==> flow/design.v <==
module ADD_step1
  (
   input  [31:0] floating_point1_in,
   input  [31:0] floating_point2_in,
   output 	 sign_shifted,
   output [25:0] frac_shifted,
   output 	 sign_not_shifted,
   output [25:0] frac_not_shifted,
   output [7:0]  exp_max
   );
   reg  [7:0] 	 unsigned_exp_diff;
   reg 		 cmp_out;  
   wire [31:0] 	 floating_point_shift;
   wire [31:0] 	 floating_point_not_shift;
   reg  [31:0] 	 shifted_floating_point;
   int_compare cmp_exponents (
			      .exp1(floating_point1_in[30:23]), 
			      .exp2(floating_point2_in[30:23]),
			      .u_diff(unsigned_exp_diff),
			      .cmp_out(cmp_out)
			      );
   assign floating_point_shift = cmp_out ? floating_point1_in : floating_point2_in;
   assign floating_point_not_shift = cmp_out ? floating_point2_in : floating_point1_in;
   assign exp_max = cmp_out ? floating_point2_in[30:23] : floating_point1_in[30:23];
   right_shift shift_frac_with_smaller_exp (
	       .fraction({1'b1, floating_point_shift[22:0], 2'b0}),
	       .shift_amount(unsigned_exp_diff),
	       .result(frac_shifted)
	       );
   assign frac_not_shifted = {1'b1, floating_point_not_shift[22:0], 2'b0};
   assign sign_not_shifted = floating_point_not_shift[31];
   assign sign_shifted     = floating_point_shift[31];
endmodule
module ADD_step2
  (
   input  [25:0] frac1,
   input         sign1,
   input  [25:0] frac2,
   input         sign2,
   input  [7:0]  exp_max_in, 
   output        sign_out,
   output [25:0] sum,
   output        carry_out,
   output reg [7:0]  exp_max_out
   );
   reg [26:0] 	 frac1_signed;
   reg [26:0] 	 frac2_signed;
   reg [26:0] 	 sum_signed;
   always_comb begin : exp_max_assignment
      if(sum_signed == 0) exp_max_out = 8'b00000000;
      else exp_max_out = exp_max_in;
   end
   u_to_s change_to_signed1(
			    .sign(sign1),
			    .frac_unsigned(frac1),
			    .frac_signed(frac1_signed)
			    );
   u_to_s change_to_signed2(
			    .sign(sign2),
			    .frac_unsigned(frac2),
			    .frac_signed(frac2_signed)
			    );
  adder_26b add_signed_fracs(
			     .frac1(frac1_signed),
			     .frac2(frac2_signed),
			     .sum(sum_signed),
			     .ovf(carry_out)
			     );
   s_to_u change_to_unsigned(
			     .frac_signed(sum_signed),
			     .sign(sign_out),
			     .frac_unsigned(sum)
			     );
endmodule
module ADD_step3
  (
   input 	 ovf_in,
   input 	 unf_in,
   input 	 dz,  
   input 	 inv,
   input [2:0] 	 frm,
   input [7:0] 	 exponent_max_in,
   input 	 sign_in,
   input [25:0]  frac_in,
   input 	 carry_out,
   output [31:0] floating_point_out,
   output [4:0]  flags
   );
   wire        inexact;
   wire        sign;
   wire [7:0]  exponent;
   wire [22:0] frac;
   assign {sign, exponent, frac} = floating_point_out;
   reg [7:0] exp_minus_shift_amount;
   reg [25:0] shifted_frac;
   reg [7:0]  shifted_amount;
   reg [7:0]  exp_out;
   reg        ovf;
   reg        unf;
   left_shift shift_left (
			  .fraction(frac_in),
			  .result(shifted_frac),
			  .shifted_amount(shifted_amount)
			  );
   subtract SUB (
		 .exp1(exponent_max_in),
		 .shifted_amount(shifted_amount),
		 .result(exp_minus_shift_amount)
		 );
   reg [24:0] round_this;
   always_comb begin
      ovf = 0;
      unf = 0;
      if(carry_out == 1) begin
	 round_this = frac_in[25:1];
	 exp_out    = exponent_max_in + 1;
	 if((exponent_max_in == 8'b11111110) && (~unf_in)) ovf = 1;
      end
      else begin
	 round_this = shifted_frac[24:0];
	 exp_out    = exp_minus_shift_amount;
	 if(({1'b0, exponent_max_in} < shifted_amount) && (~ovf_in)) unf = 1;
      end
   end
   reg [31:0] round_out;
   logic round_flag;
   rounder ROUND (
		  .frm(frm),
		  .sign(sign_in),
		  .exp_in(exp_out),
		  .fraction(round_this),
		  .round_out(round_out),
		  .rounded(round_flag)
		  );
   assign inexact                  = ovf_in | ovf | unf_in | unf | round_flag;
   assign flags                    = {inv, dz, (ovf | ovf_in), (unf | unf_in), inexact};
   assign floating_point_out[31]   = round_out[31];
   assign floating_point_out[30:0] = inv    ? 31'b1111111101111111111111111111111 :
				     ovf_in ? 31'b1111111100000000000000000000000 :
				     ovf    ? 31'b1111111100000000000000000000000 :
				     unf_in ? 31'b0000000000000000000000000000000 :
				     unf    ? 31'b0000000000000000000000000000000 :
				     round_out[30:0];
endmodule
module MUL_step1
  (
   input  [31:0] fp1_in,
   input  [31:0] fp2_in,
   output        sign1,
   output        sign2,
   output [7:0]  exp1,
   output [7:0]  exp2,
   output [25:0] product,
   output        carry_out
   );
   assign sign1 = fp1_in[31];
   assign sign2 = fp2_in[31];
   assign exp1  = fp1_in[30:23];
   assign exp2  = fp2_in[30:23];
   mul_26b MUL (
		.frac_in1({1'b1, fp1_in[22:0], 2'b00}),
		.frac_in2({1'b1, fp2_in[22:0], 2'b00}),
		.frac_out(product),
		.overflow(carry_out)
		);
endmodule  
module MUL_step2
  (
   input        sign1,
   input        sign2,
   input  [7:0] exp1,
   input  [7:0] exp2,
   output       sign_out,
   output [7:0] sum_exp,
   output reg   ovf,
   output reg   unf,
   input        carry
   );
   adder_8b add_EXPs(
		     .carry(carry),
		     .exp1(exp1),
		     .exp2(exp2),
		     .sum(sum_exp),
		     .ovf(ovf),
		     .unf(unf)
		     );
   assign sign_out = sign1 ^ sign2;
endmodule
module int_compare(
	input      [7:0] exp1,
	input      [7:0] exp2,
	output     [7:0] u_diff,
	output reg       cmp_out
);
wire [8:0] u_exp1 = {1'b0, exp1};
wire [8:0] u_exp2 = {1'b0, exp2}; 
reg  [8:0] diff;
assign u_diff = diff[7:0];
always_comb begin 
	diff = u_exp1 - u_exp2;
	case(diff[8]) 
		1'b0: cmp_out = 1'b0;
		1'b1: begin
		      cmp_out = 1'b1; 
		      diff = -diff;
		      end
	endcase
end 
endmodule
module right_shift(
	input      [25:0] fraction,
	input      [7:0]  shift_amount,
	output reg [25:0] result
);
	always_comb begin
		case(shift_amount)
			0 : result = fraction;
			1 : result =  {1'd0, fraction[25:1]}; 
			2 : result =  {2'd0, fraction[25:2]};
			3 : result =  {3'd0, fraction[25:3]};
			4 : result =  {4'd0, fraction[25:4]};
			5 : result =  {5'd0, fraction[25:5]};
			6 : result =  {6'd0, fraction[25:6]};
			7 : result =  {7'd0, fraction[25:7]};
			8 : result =  {8'd0, fraction[25:8]};
			9 : result =  {9'd0, fraction[25:9]};
			10: result = {10'd0, fraction[25:10]}; 
			11: result = {11'd0, fraction[25:11]};
			12: result = {12'd0, fraction[25:12]};
			13: result = {13'd0, fraction[25:13]};
			14: result = {14'd0, fraction[25:14]};
			15: result = {15'd0, fraction[25:15]};
			16: result = {16'd0, fraction[25:16]};
			17: result = {17'd0, fraction[25:17]};
			18: result = {18'd0, fraction[25:18]};
			19: result = {19'd0, fraction[25:19]};
			20: result = {20'd0, fraction[25:20]};
			21: result = {21'd0, fraction[25:21]};
			22: result = {22'd0, fraction[25:22]};
			23: result = {23'd0, fraction[25:23]};
			24: result = {24'd0, fraction[25:24]};
			25: result = {25'd0, fraction[25]};
		   default: result = 26'd0;
	        endcase
	end
endmodule
module u_to_s(
	input             sign,
	input      [25:0] frac_unsigned,
	output reg [26:0] frac_signed
);
always_comb begin
	frac_signed = {1'b0, frac_unsigned};
	if(sign == 1) begin
		frac_signed = -frac_signed;
	end
end
endmodule
module s_to_u(
	input      [26:0] frac_signed,
	output reg        sign,
	output     [25:0] frac_unsigned
);
reg [26:0] rfrac_signed;
assign frac_unsigned = rfrac_signed[25:0];
always_comb begin
        sign = 0;
	rfrac_signed = frac_signed;
	if(frac_signed[26] == 1) begin
		rfrac_signed = -frac_signed;
		sign         = 1;
	end
end
endmodule
module adder_26b(
	input      [26:0] frac1,
	input      [26:0] frac2, 
	output reg [26:0] sum, 
	output reg        ovf
);
always_comb begin 
   sum = frac1 + frac2;
   ovf = 0;
   if(frac1[26] == 1 && frac2[26]== 1 && sum[26] == 0) begin
      ovf = 1;
      sum[26] = 1;
   end
   if(frac1[26] == 0 && frac2[26]== 0 && sum[26] == 1) begin
      ovf = 1;
      sum[26] = 0;
   end
end
endmodule
module mul_26b
(
 input  [25:0] frac_in1,
 input  [25:0] frac_in2,
 output [25:0] frac_out,
 output        overflow
 );
   reg 	[51:0] frac_out_52b;
   assign overflow = frac_out_52b[51];
   assign frac_out = frac_out_52b[50:25];
   always_comb begin : MULTIPLY
      frac_out_52b = frac_in1 * frac_in2;
   end
endmodule   
module adder_8b(
	input carry,
	input [7:0]  exp1,
	input [7:0]  exp2, 
	output [7:0] sum, 
	output 	     ovf,
	output 	     unf
);
   reg [7:0] 	     r_exp1;
   reg [7:0] 	     r_exp2;
   reg [7:0] 	     r_sum;
   always_comb begin
      r_exp1 = exp1 - 8'b10000000;
      r_exp2 = exp2 - 8'b10000000;
      r_sum  = r_exp1 + r_exp2;
   end
   assign sum = (exp1 + exp2) - 8'b10000000;  
   assign ovf = r_sum[7] && ~r_exp1[7] && ~r_exp2[7];
   assign unf = ((carry != 1) || (sum != 8'b11111111)) && (~r_sum[7] && r_exp1[7] && r_exp2[7]);
endmodule
module subtract
(
 input  [7:0] exp1,
 input  [7:0] shifted_amount,
 output [7:0] result
);
   reg [8:0]  u_exp1;
   reg [8:0]  u_shifted_amount;
   reg [8:0]  u_result;
always_comb   begin
   u_exp1           = {1'b0, exp1};
   u_shifted_amount = {1'b0,shifted_amount};
   u_result         = u_exp1 - u_shifted_amount;
end
   assign result = u_result[7:0];
endmodule  
module rounder(
	       input      [2:0]  frm,
	       input 		 sign,
	       input      [7:0]  exp_in,
	       input      [24:0] fraction,
	       output reg [31:0] round_out,
	       output            rounded
	       );
   reg        round_amount;
   localparam RNE = 3'b000;
   localparam RZE = 3'b001;
   localparam RDN = 3'b010;
   localparam RUP = 3'b011;
   localparam RMM = 3'b100;
   always_comb begin
      round_amount = 0;
      if(fraction[24:2] != '1) begin
	 if(frm == RNE) begin
	    if(fraction[1:0] == 2'b11)
	      round_amount = 1;
	 end
	 else if(frm == RZE) begin
	    round_amount = 0;
	 end
	 else if(frm == RDN) begin
	 if(sign == 1 && ((fraction[0] == 1) || (fraction[1] == 1)))
	    round_amount = 1;
	 end
	 else if(frm == RUP) begin
	    if(sign == 0 && ((fraction[0] == 1) || (fraction[1] == 1)))
	      round_amount = 1;
	 end
	 else if(frm == RMM) begin
	    if(fraction[1] == 1)
	      round_amount = 1;
	 end
      end  
   end  
   assign rounded   = round_amount;
   assign round_out = {sign, exp_in, fraction[24:2] + round_amount};
endmodule
module left_shift(
	input      [25:0] fraction,
	output reg [25:0] result,
	output reg [7:0] shifted_amount
);
	always_comb begin
	        result = fraction; 
	        shifted_amount = 0;
		casez(fraction) 
			26'b01????????????????????????: begin result = {fraction[24:0], 1'd0}; shifted_amount = 1;  end
			26'b001???????????????????????: begin result = {fraction[23:0], 2'd0}; shifted_amount = 2;  end
			26'b0001??????????????????????: begin result = {fraction[22:0], 3'd0}; shifted_amount = 3;  end 
			26'b00001?????????????????????: begin result = {fraction[21:0], 4'd0}; shifted_amount = 4;  end
			26'b000001????????????????????: begin result = {fraction[20:0], 5'd0}; shifted_amount = 5;  end
			26'b0000001???????????????????: begin result = {fraction[19:0], 6'd0}; shifted_amount = 6;  end
			26'b00000001??????????????????: begin result = {fraction[18:0], 7'd0}; shifted_amount = 7;  end 
			26'b000000001?????????????????: begin result = {fraction[17:0], 8'd0}; shifted_amount = 8;  end
			26'b0000000001????????????????: begin result = {fraction[16:0], 9'd0}; shifted_amount = 9;  end
			26'b00000000001???????????????: begin result = {fraction[15:0],10'd0}; shifted_amount = 10; end
			26'b000000000001??????????????: begin result = {fraction[14:0],11'd0}; shifted_amount = 11; end
			26'b0000000000001?????????????: begin result = {fraction[13:0],12'd0}; shifted_amount = 12; end
			26'b00000000000001????????????: begin result = {fraction[12:0],13'd0}; shifted_amount = 13; end
			26'b000000000000001???????????: begin result = {fraction[11:0],14'd0}; shifted_amount = 14; end
			26'b0000000000000001??????????: begin result = {fraction[10:0],15'd0}; shifted_amount = 15; end
			26'b00000000000000001?????????: begin result = {fraction[9:0], 16'd0}; shifted_amount = 16; end
			26'b000000000000000001????????: begin result = {fraction[8:0], 17'd0}; shifted_amount = 17; end
			26'b0000000000000000001???????: begin result = {fraction[7:0], 18'd0}; shifted_amount = 18; end
			26'b00000000000000000001??????: begin result = {fraction[6:0], 19'd0}; shifted_amount = 19; end
			26'b000000000000000000001?????: begin result = {fraction[5:0], 20'd0}; shifted_amount = 20; end
			26'b0000000000000000000001????: begin result = {fraction[4:0], 21'd0}; shifted_amount = 21; end
			26'b00000000000000000000001???: begin result = {fraction[3:0], 22'd0}; shifted_amount = 22; end
			26'b000000000000000000000001??: begin result = {fraction[2:0], 23'd0}; shifted_amount = 23; end
			26'b0000000000000000000000001?: begin result = {fraction[1:0], 24'd0}; shifted_amount = 24; end
			26'b00000000000000000000000001: begin result = {fraction[0],   25'd0}; shifted_amount = 25; end
		endcase
	end
endmodule
module FPU_top_level
(
 input 	       clk,
 input 	       nrst,
 input  [31:0] floating_point1,
 input  [31:0] floating_point2,
 input  [2:0]  frm,
 input  [6:0]  funct7,
 output [31:0] floating_point_out,
 output [4:0]  flags
 );
   reg [2:0]   frm2;
   reg [2:0]   frm3;
   reg [6:0]   funct7_2;
   reg [6:0]   funct7_3;
   localparam ADD = 7'b0100000;
   localparam MUL = 7'b0000010;
   reg 	       sign_shifted;
   reg [25:0]  frac_shifted;
   reg 	       sign_not_shifted;
   reg [25:0]  frac_not_shifted;
   reg [7:0]   exp_max;
   reg         mul_sign1;
   reg         mul_sign2;
   reg [7:0]   mul_exp1;
   reg [7:0]   mul_exp2;
   reg [25:0]  product;
   reg         mul_carry_out;
   reg [61:0]  step1_to_step2;
   reg [61:0]  nxt_step1_to_step2;
   reg        add_sign_out;
   reg [25:0] add_sum;
   reg 	      add_carry_out;
   reg [7:0]  add_exp_max;
   reg        mul_sign_out;
   reg [7:0]  sum_exp;
   reg        mul_ovf;
   reg        mul_unf;
   reg        inv;
   reg        inv2;
   reg        inv3;
   reg [37:0] step2_to_step3;
   reg [37:0] nxt_step2_to_step3;
        ADD_step1 addStep1(
			   .floating_point1_in(floating_point1),
			   .floating_point2_in(floating_point2),
			   .sign_shifted(sign_shifted),
			   .frac_shifted(frac_shifted),
			   .sign_not_shifted(sign_not_shifted),
			   .frac_not_shifted(frac_not_shifted),
			   .exp_max(exp_max)
			   );
        MUL_step1 mulStep1(
			   .fp1_in(floating_point1),
			   .fp2_in(floating_point2),
			   .sign1(mul_sign1),
			   .sign2(mul_sign2),
			   .exp1(mul_exp1),
			   .exp2(mul_exp2),
			   .product(product),
			   .carry_out(mul_carry_out)
			   );
   always_comb begin : check_for_invalid_op
      inv = 0;
      if(funct7 == ADD) begin
	 if((floating_point1[30:0] == 31'h7F800000) && 
	    (floating_point2[30:0] == 31'h7F800000) && 
	    (floating_point1[31] ^ floating_point2[31])) begin
	        inv = 1;
	 end
      end
      if(funct7 == MUL) begin
	 if(((floating_point1[30:0] == 31'h00000000)  &&
	     (floating_point2[30:0] == 31'h7F800000)) ||
	    ((floating_point1[30:0] == 31'h7F800000)  &&
	     (floating_point2[30:0] == 31'h00000000))) begin
	        inv = 1;
	 end
      end
   end  
   always_comb begin : select_op_step1to2
      nxt_step1_to_step2 = '0;
      case(funct7)
	ADD: begin
	   nxt_step1_to_step2[61]    = sign_shifted;
	   nxt_step1_to_step2[60:35] = frac_shifted;
	   nxt_step1_to_step2[34]    = sign_not_shifted;
	   nxt_step1_to_step2[33:8]  = frac_not_shifted;
	   nxt_step1_to_step2[7:0]   = exp_max;
	end
	MUL: begin
	   nxt_step1_to_step2[61]    = mul_sign1;
	   nxt_step1_to_step2[60]    = mul_sign2;
           nxt_step1_to_step2[59:52] = mul_exp1;
	   nxt_step1_to_step2[51:44] = mul_exp2;
	   nxt_step1_to_step2[43:18] = product;
	   nxt_step1_to_step2[17]    = mul_carry_out;
	end
      endcase  
   end  
   always_ff @ (posedge clk, negedge nrst) begin : STEP1_to_STEP2
      if(nrst == 0) begin
         frm2           <= 0;
	 step1_to_step2 <= 0;
         funct7_2       <= 0;
	 inv2           <= 0;
      end
      else begin
         frm2           <= frm;
	 step1_to_step2 <= nxt_step1_to_step2;
	 funct7_2       <= funct7;
	 inv2           <= inv;
      end
   end 
	 ADD_step2 add_step2 (
			      .frac1(step1_to_step2[60:35]),     
			      .sign1(step1_to_step2[61]),        
			      .frac2(step1_to_step2[33:8]),      
			      .sign2(step1_to_step2[34]),        
			      .exp_max_in(step1_to_step2[7:0]),  
			      .sign_out(add_sign_out),
			      .sum(add_sum),
			      .carry_out(add_carry_out),
			      .exp_max_out(add_exp_max)
			      );
         MUL_step2 mul_step2 (
			      .sign1(step1_to_step2[61]),    
			      .sign2(step1_to_step2[60]),    
			      .exp1(step1_to_step2[59:52]),  
			      .exp2(step1_to_step2[51:44]),  
			      .sign_out(mul_sign_out),
			      .sum_exp(sum_exp),
			      .ovf(mul_ovf),
			      .unf(mul_unf),
			      .carry(step1_to_step2[17])
			      );
   always_comb begin : select_op_step2to3
      nxt_step2_to_step3 = '0;
      case(funct7_2)
	ADD: begin
	   nxt_step2_to_step3[37:36]= 2'b00;
	   nxt_step2_to_step3[35]   = add_sign_out;
	   nxt_step2_to_step3[34:9] = add_sum;
	   nxt_step2_to_step3[8]    = add_carry_out;
	   nxt_step2_to_step3[7:0]  = add_exp_max;
	end
	MUL: begin
	   nxt_step2_to_step3[37]   = mul_ovf;
       	   nxt_step2_to_step3[36]   = mul_unf;	      
	   nxt_step2_to_step3[35]   = mul_sign_out;
	   nxt_step2_to_step3[34:9] = step1_to_step2[43:18];  
	   nxt_step2_to_step3[8]    = step1_to_step2[17];     
	   nxt_step2_to_step3[7:0]  = sum_exp;
	end
      endcase  
   end  
   always_ff @ (posedge clk, negedge nrst) begin : STEP2_to_STEP3
      if(nrst == 0) begin
	 funct7_3       <= 0;
         step2_to_step3 <= 0;
	 frm3           <= 0;
	 inv3           <= 0;
      end
      else begin
	 funct7_3       <= funct7_2;
	 step2_to_step3 <= nxt_step2_to_step3;
	 frm3           <= frm2;
	 inv3           <= inv2;
      end 
   end  
   reg o;
   always_comb begin
      if((step2_to_step3[7:0] == 8'b11111111) && (step2_to_step3[36] == 1'b0) && (step2_to_step3[8] == 0)) o = 1;
      else o = step2_to_step3[37]; 
   end
   ADD_step3 step3 (
		    .ovf_in(o),
		    .unf_in(step2_to_step3[36]),
		    .dz(1'b0),
		    .inv(inv3),
		    .frm(frm3),
		    .exponent_max_in(step2_to_step3[7:0]),
		    .sign_in(step2_to_step3[35]),
		    .frac_in(step2_to_step3[34:9]),
		    .carry_out(step2_to_step3[8]),
		    .floating_point_out(floating_point_out),
		    .flags(flags)
		    );
 endmodule
# Tool chain data of FPU_top_level
# What the tools print for FPU_top_level, step after step.
# Lines are those of the file above, counted from 1.
# Operators: Yosys type, input widths -> output width; for muxes data width and select width s.
# Library cell names are shortened.
# A cell with n/a has no value.
# design
top,FPU_top_level
clock,clk
lib,sky130hd
lib_corner,tt_025C_1v80

# Word level
# Counts by Yosys on the flattened word-level netlist (proc, flatten, opt, wreduce; memories kept). Register bits leave out memories and registers merged into their read ports (data or address); mux counts leave out enables and synchronous resets folded into registers. Print and check cells are left out. Cells with the same type and inputs are merged into one.
# classes
add_sub_neg,14
n_mul,1
div,0
cmp,1
n_eq,65
shifts,0
mux,59
logic,19
n_reduce_logical,27
# ops
operator,n
$mul 24x24->48,1
$pmux 26 s26,1
$pmux 25 s25,1
$mux 31,5
$pmux 5 s25,1
$eq 8x5->1 const B,10
$eq 8x4->1 const B,8
$mux 32,2
$pmux 8 s2,4
$eq 31x31->1 const B,2
$logic_not 31->1,2
$neg 26->27,2
$mux 27,2
$pmux 26 s2,1
$eq 8x3->1 const B,4
$pmux 16 s2,1
$mux 8,4
$add 27x27->27,1
$logic_not 27->1,1
$eq 26x1->1 const B,1
$neg 26->26,1
$mux 26,1
$mux 1,26
$eq 25x1->1 const B,1
$mux 25,1
$eq 24x1->1 const B,1
$sub 8x8->8 const B,3
$add 23x1->23,1
# Other operator kinds: 47; their cells: 97.
# bits
ff_bits,115
latch_bits,0
mem_bits_rw,0
mem_bits_ro,0
clocked_rd_ports_x_width,0
n_memories,0
in_bits,76
out_inout_bits,37
wordCells,193

# Longest topological paths
# Longest topological path by Yosys (ltp), each cell counted once; first at word level (registers and memories cut), then after technology mapping (sequential cells cut; the memories' decode and read muxes count).
# depth
ltp_word,17
abc_area,0
ltp_mapped,29
depth_no_buf,27

# Synthesis result
# Yosys stat after the flow's synthesis: flattened, memories mapped to cells. It holds for the ABC_AREA given above (unset counts as 0); a run with the other value may have another netlist.
# types
cell,n,type_area_um2
fa_1,489,9.79E+03
ha_1,228,2.85E+03
dfrtp_1,113,2.83E+03
inv_1,637,2.39E+03
nand2_1,518,1.94E+03
and2_1,256,1.6E+03
clkbuf_1,286,1073.53
xnor2_1,108,945.907
o21ai_0,171,855.821
o22ai_1,128,800.768
a21oi_1,156,780.749
nor2_1,170,638.112
xor2_1,52,455.437
mux2i_1,40,400.384
nor3_1,70,350.336
nand3_1,65,325.312
nor4_1,52,325.312
a21o_1,30,225.216
# Not listed: further types 78, cells in them 651.
# mapped
mapped_cells,4220
synth_area_um2,33672.3
sequential_area_um2,2827.7
ffs,113
n_buf,313
# By module: a second synthesis without flattening, with its own total; a netlist apart from the flattened one above.
# unflattened
cells_unflattened,4545
hier_area_um2,39177.6
# Rows give one instance, submodules left out.
# by_module
mod,n_inst,cells,area_um2,mod_seq_area_um2
mul_26b,1,2323,21197.8,0.0
FPU_top_level,1,279,4107.7,2877.8
left_shift,1,539,3219.3,0.0
right_shift,1,460,3079.2,0.0
adder_26b,1,203,1447.6,0.0
u_to_s,2,86,678.2,0.0
ADD_step3,1,131,1064.8,0.0
ADD_step1,1,67,872.1,0.0
s_to_u,1,76,601.8,0.0
rounder,1,80,576.8,0.0
adder_8b,1,59,516.7,0.0
int_compare,1,68,485.5,0.0
subtract,1,48,327.8,0.0
ADD_step2,1,19,172.7,0.0
# Modules not listed: 2.

# Timing after synthesis
# OpenSTA on the mapped netlist: ideal clock, no wires. The path of least setup slack (recovery checks aside). Input and output delay are each 20% of the period. Register names are those of the netlist, which keeps one name where synthesis merged equal registers.
# synth_path
path_type,in2reg
start,in floating_point2[4]
end,reg step1_to_step2[17]
clock_period_ns,10.0
input_delay_ns,2.000
setup_time_ns,0.138
t_first_pin_ns,2.000
arrival_ns,8.737
required_time_ns,9.862
setup_slack_ns,1.125
path_delay_ns,6.875
stages,29
n_path_buf,2
synth_period_reached_ns,8.875
# "path_delay_ns" is the arrival time less input delay plus setup time.
# "stages": output pins that drive a net of the path, with the launching flip-flop's if there is one; two outputs of one cell count as two.
# "synth_period_reached_ns" is the clock period less the worst setup slack; recovery checks do not enter. This is arithmetic on one report: input and output delays are still those of the set period (20% each).
# Between the ends stands the longest chain of elaborated cells between them, by number of cells; it is not shown to be the way that was timed. Of several equally long chains one is given.
# Each line given opens the expression or statement behind the cell; cells for indexed reads and writes are added by Yosys, which also makes memories of some case tables.
# synth_between
path_cell_list,clkbuf_1 clkbuf_1 nand2_1 fa_1 inv_1 fa_1 inv_1 fa_1 inv_1 fa_1 inv_1 fa_1 inv_1 fa_1 inv_1 fa_1 inv_1 ha_1 a211oi_1 o211ai_1 nand2_1 o21ai_0 o21ai_0 o211ai_1 a2111oi_0 o31ai_1 a21oi_1 xnor2_1 o22ai_1
elab_chain_cells,2
cells_between,2
lines_between,2
classes_between,1 x mul; 1 x mux
# synth_lines
element,line,rtl
start: declaration,427,"input  [31:0] floating_point2,"
$mul 24x24->48,305,frac_out_52b = frac_in1 * frac_in2;
$pmux 1 s2,504,case(funct7)
end: assignment,525,step1_to_step2 <= 0;
end: assignment,531,step1_to_step2 <= nxt_step1_to_step2;
end: declaration,450,reg [61:0]  step1_to_step2;

# Worst path after layout
# Path of least setup slack in the final report of record 1 (OpenROAD, finished layout, wires in). Where an end is a register, its clock arrival counts in the times.
# layout_path
path_type,in2reg
start,in floating_point1[8]
end,reg step1_to_step2[42]
clock_period_ns,9.33
input_delay_ns,1.87
setup_time_ns,0.15
t_first_pin_ns,1.87
arrival_ns,9.25
required_time_ns,9.62
setup_slack_ns,0.37
stages,31
n_path_buf,4
# Between the ends stands the longest chain of elaborated cells between them, by number of cells; it is not shown to be the way that was timed. Of several equally long chains one is given.
# layout_between
path_cell_list,clkdlybuf4s50_1 buf_4 inv_1 nor2_1 fa_1 fa_1 inv_1 fa_1 inv_1 fa_1 inv_1 fa_1 inv_1 fa_1 inv_1 fa_1 inv_1 ha_1 a211oi_1 o211ai_1 nand2_1 o21ai_0 o21ai_0 buf_4 o211ai_1 a2111oi_0 buf_4 nor3b_1 nor2_1 xor2_1 o22ai_1
elab_chain_cells,3
cells_between,4
lines_between,4
classes_between,1 x mul; 3 x mux
# layout_lines
element,line,rtl
start: declaration,426,"input  [31:0] floating_point1,"
$mux 32,22,assign floating_point_shift = cmp_out ? floating_point1_in : floating_point2_in;
$pmux 26 s26,216,case(shift_amount)
$pmux 9 s2,504,case(funct7)
end: assignment,525,step1_to_step2 <= 0;
end: assignment,531,step1_to_step2 <= nxt_step1_to_step2;
end: declaration,450,reg [61:0]  step1_to_step2;

# Measured results for FPU_top_level: 3 stored runs of the Yosys and OpenROAD flow on sky130hd. The settings differ; the order carries no meaning. The constraints put input and output delay at 20% of the set period each and load the outputs with 0.01 pF.
# "achievedPeriod_ns": clock period set for the run, less the worst setup slack. It is reckoned from that one timing run; input and output delays stay at 20% of the period that was set.
# "worstPathTime_ns": the worst setup path's part of the clock period (all of it between registers, 20% less for each end at a port) less its slack. A launch clock that arrives late makes it longer, a capture clock that arrives late makes it shorter.
# "totalPower_uw" rests on the timing tool's default activity at the inputs, not on a simulated workload.
# A setting shown as . is not set for that run.
setting or result,record 1,record 2,record 3
CORE_UTILIZATION,40,67,40
period_ns,9.33,16.7,10.0
CAP_MARGIN,20,20,20
CORE_MARGIN,2,2,2
SLEW_MARGIN,20,20,20
ABC_AREA,.,0,.
CTS_CLUSTER_SIZE,.,61,.
GPL_TIMING_DRIVEN,.,1,.
MIN_ROUTING_LAYER,.,met1,.
PLACE_DENSITY_LB_ADDON,.,0.05,.
SETUP_SLACK_MARGIN,.,0.99,.
TNS_END_PERCENT,.,65,.
totalPower_uw,16521,7772,13425
worst_hold_slack_ns,0.347,0.349,0.353
worstPathTime_ns,7.09,8.51,7.19
worstPathKind,in2reg,in2reg,in2reg
ys_area_um2,33672.3,33672.3,33672.3
fin_ws_ns,0.373,4.851,0.815
achievedPeriod_ns,8.957,11.849,9.185
finish.stdcell_area_um2,37806.3,35868.2,37035.5
final_setup_tns_ns,0.000,0.000,0.000
total_die_area_um2,86518.3,52066.1,86518.3
post_route_util_pct,45.2,71.9,44.3
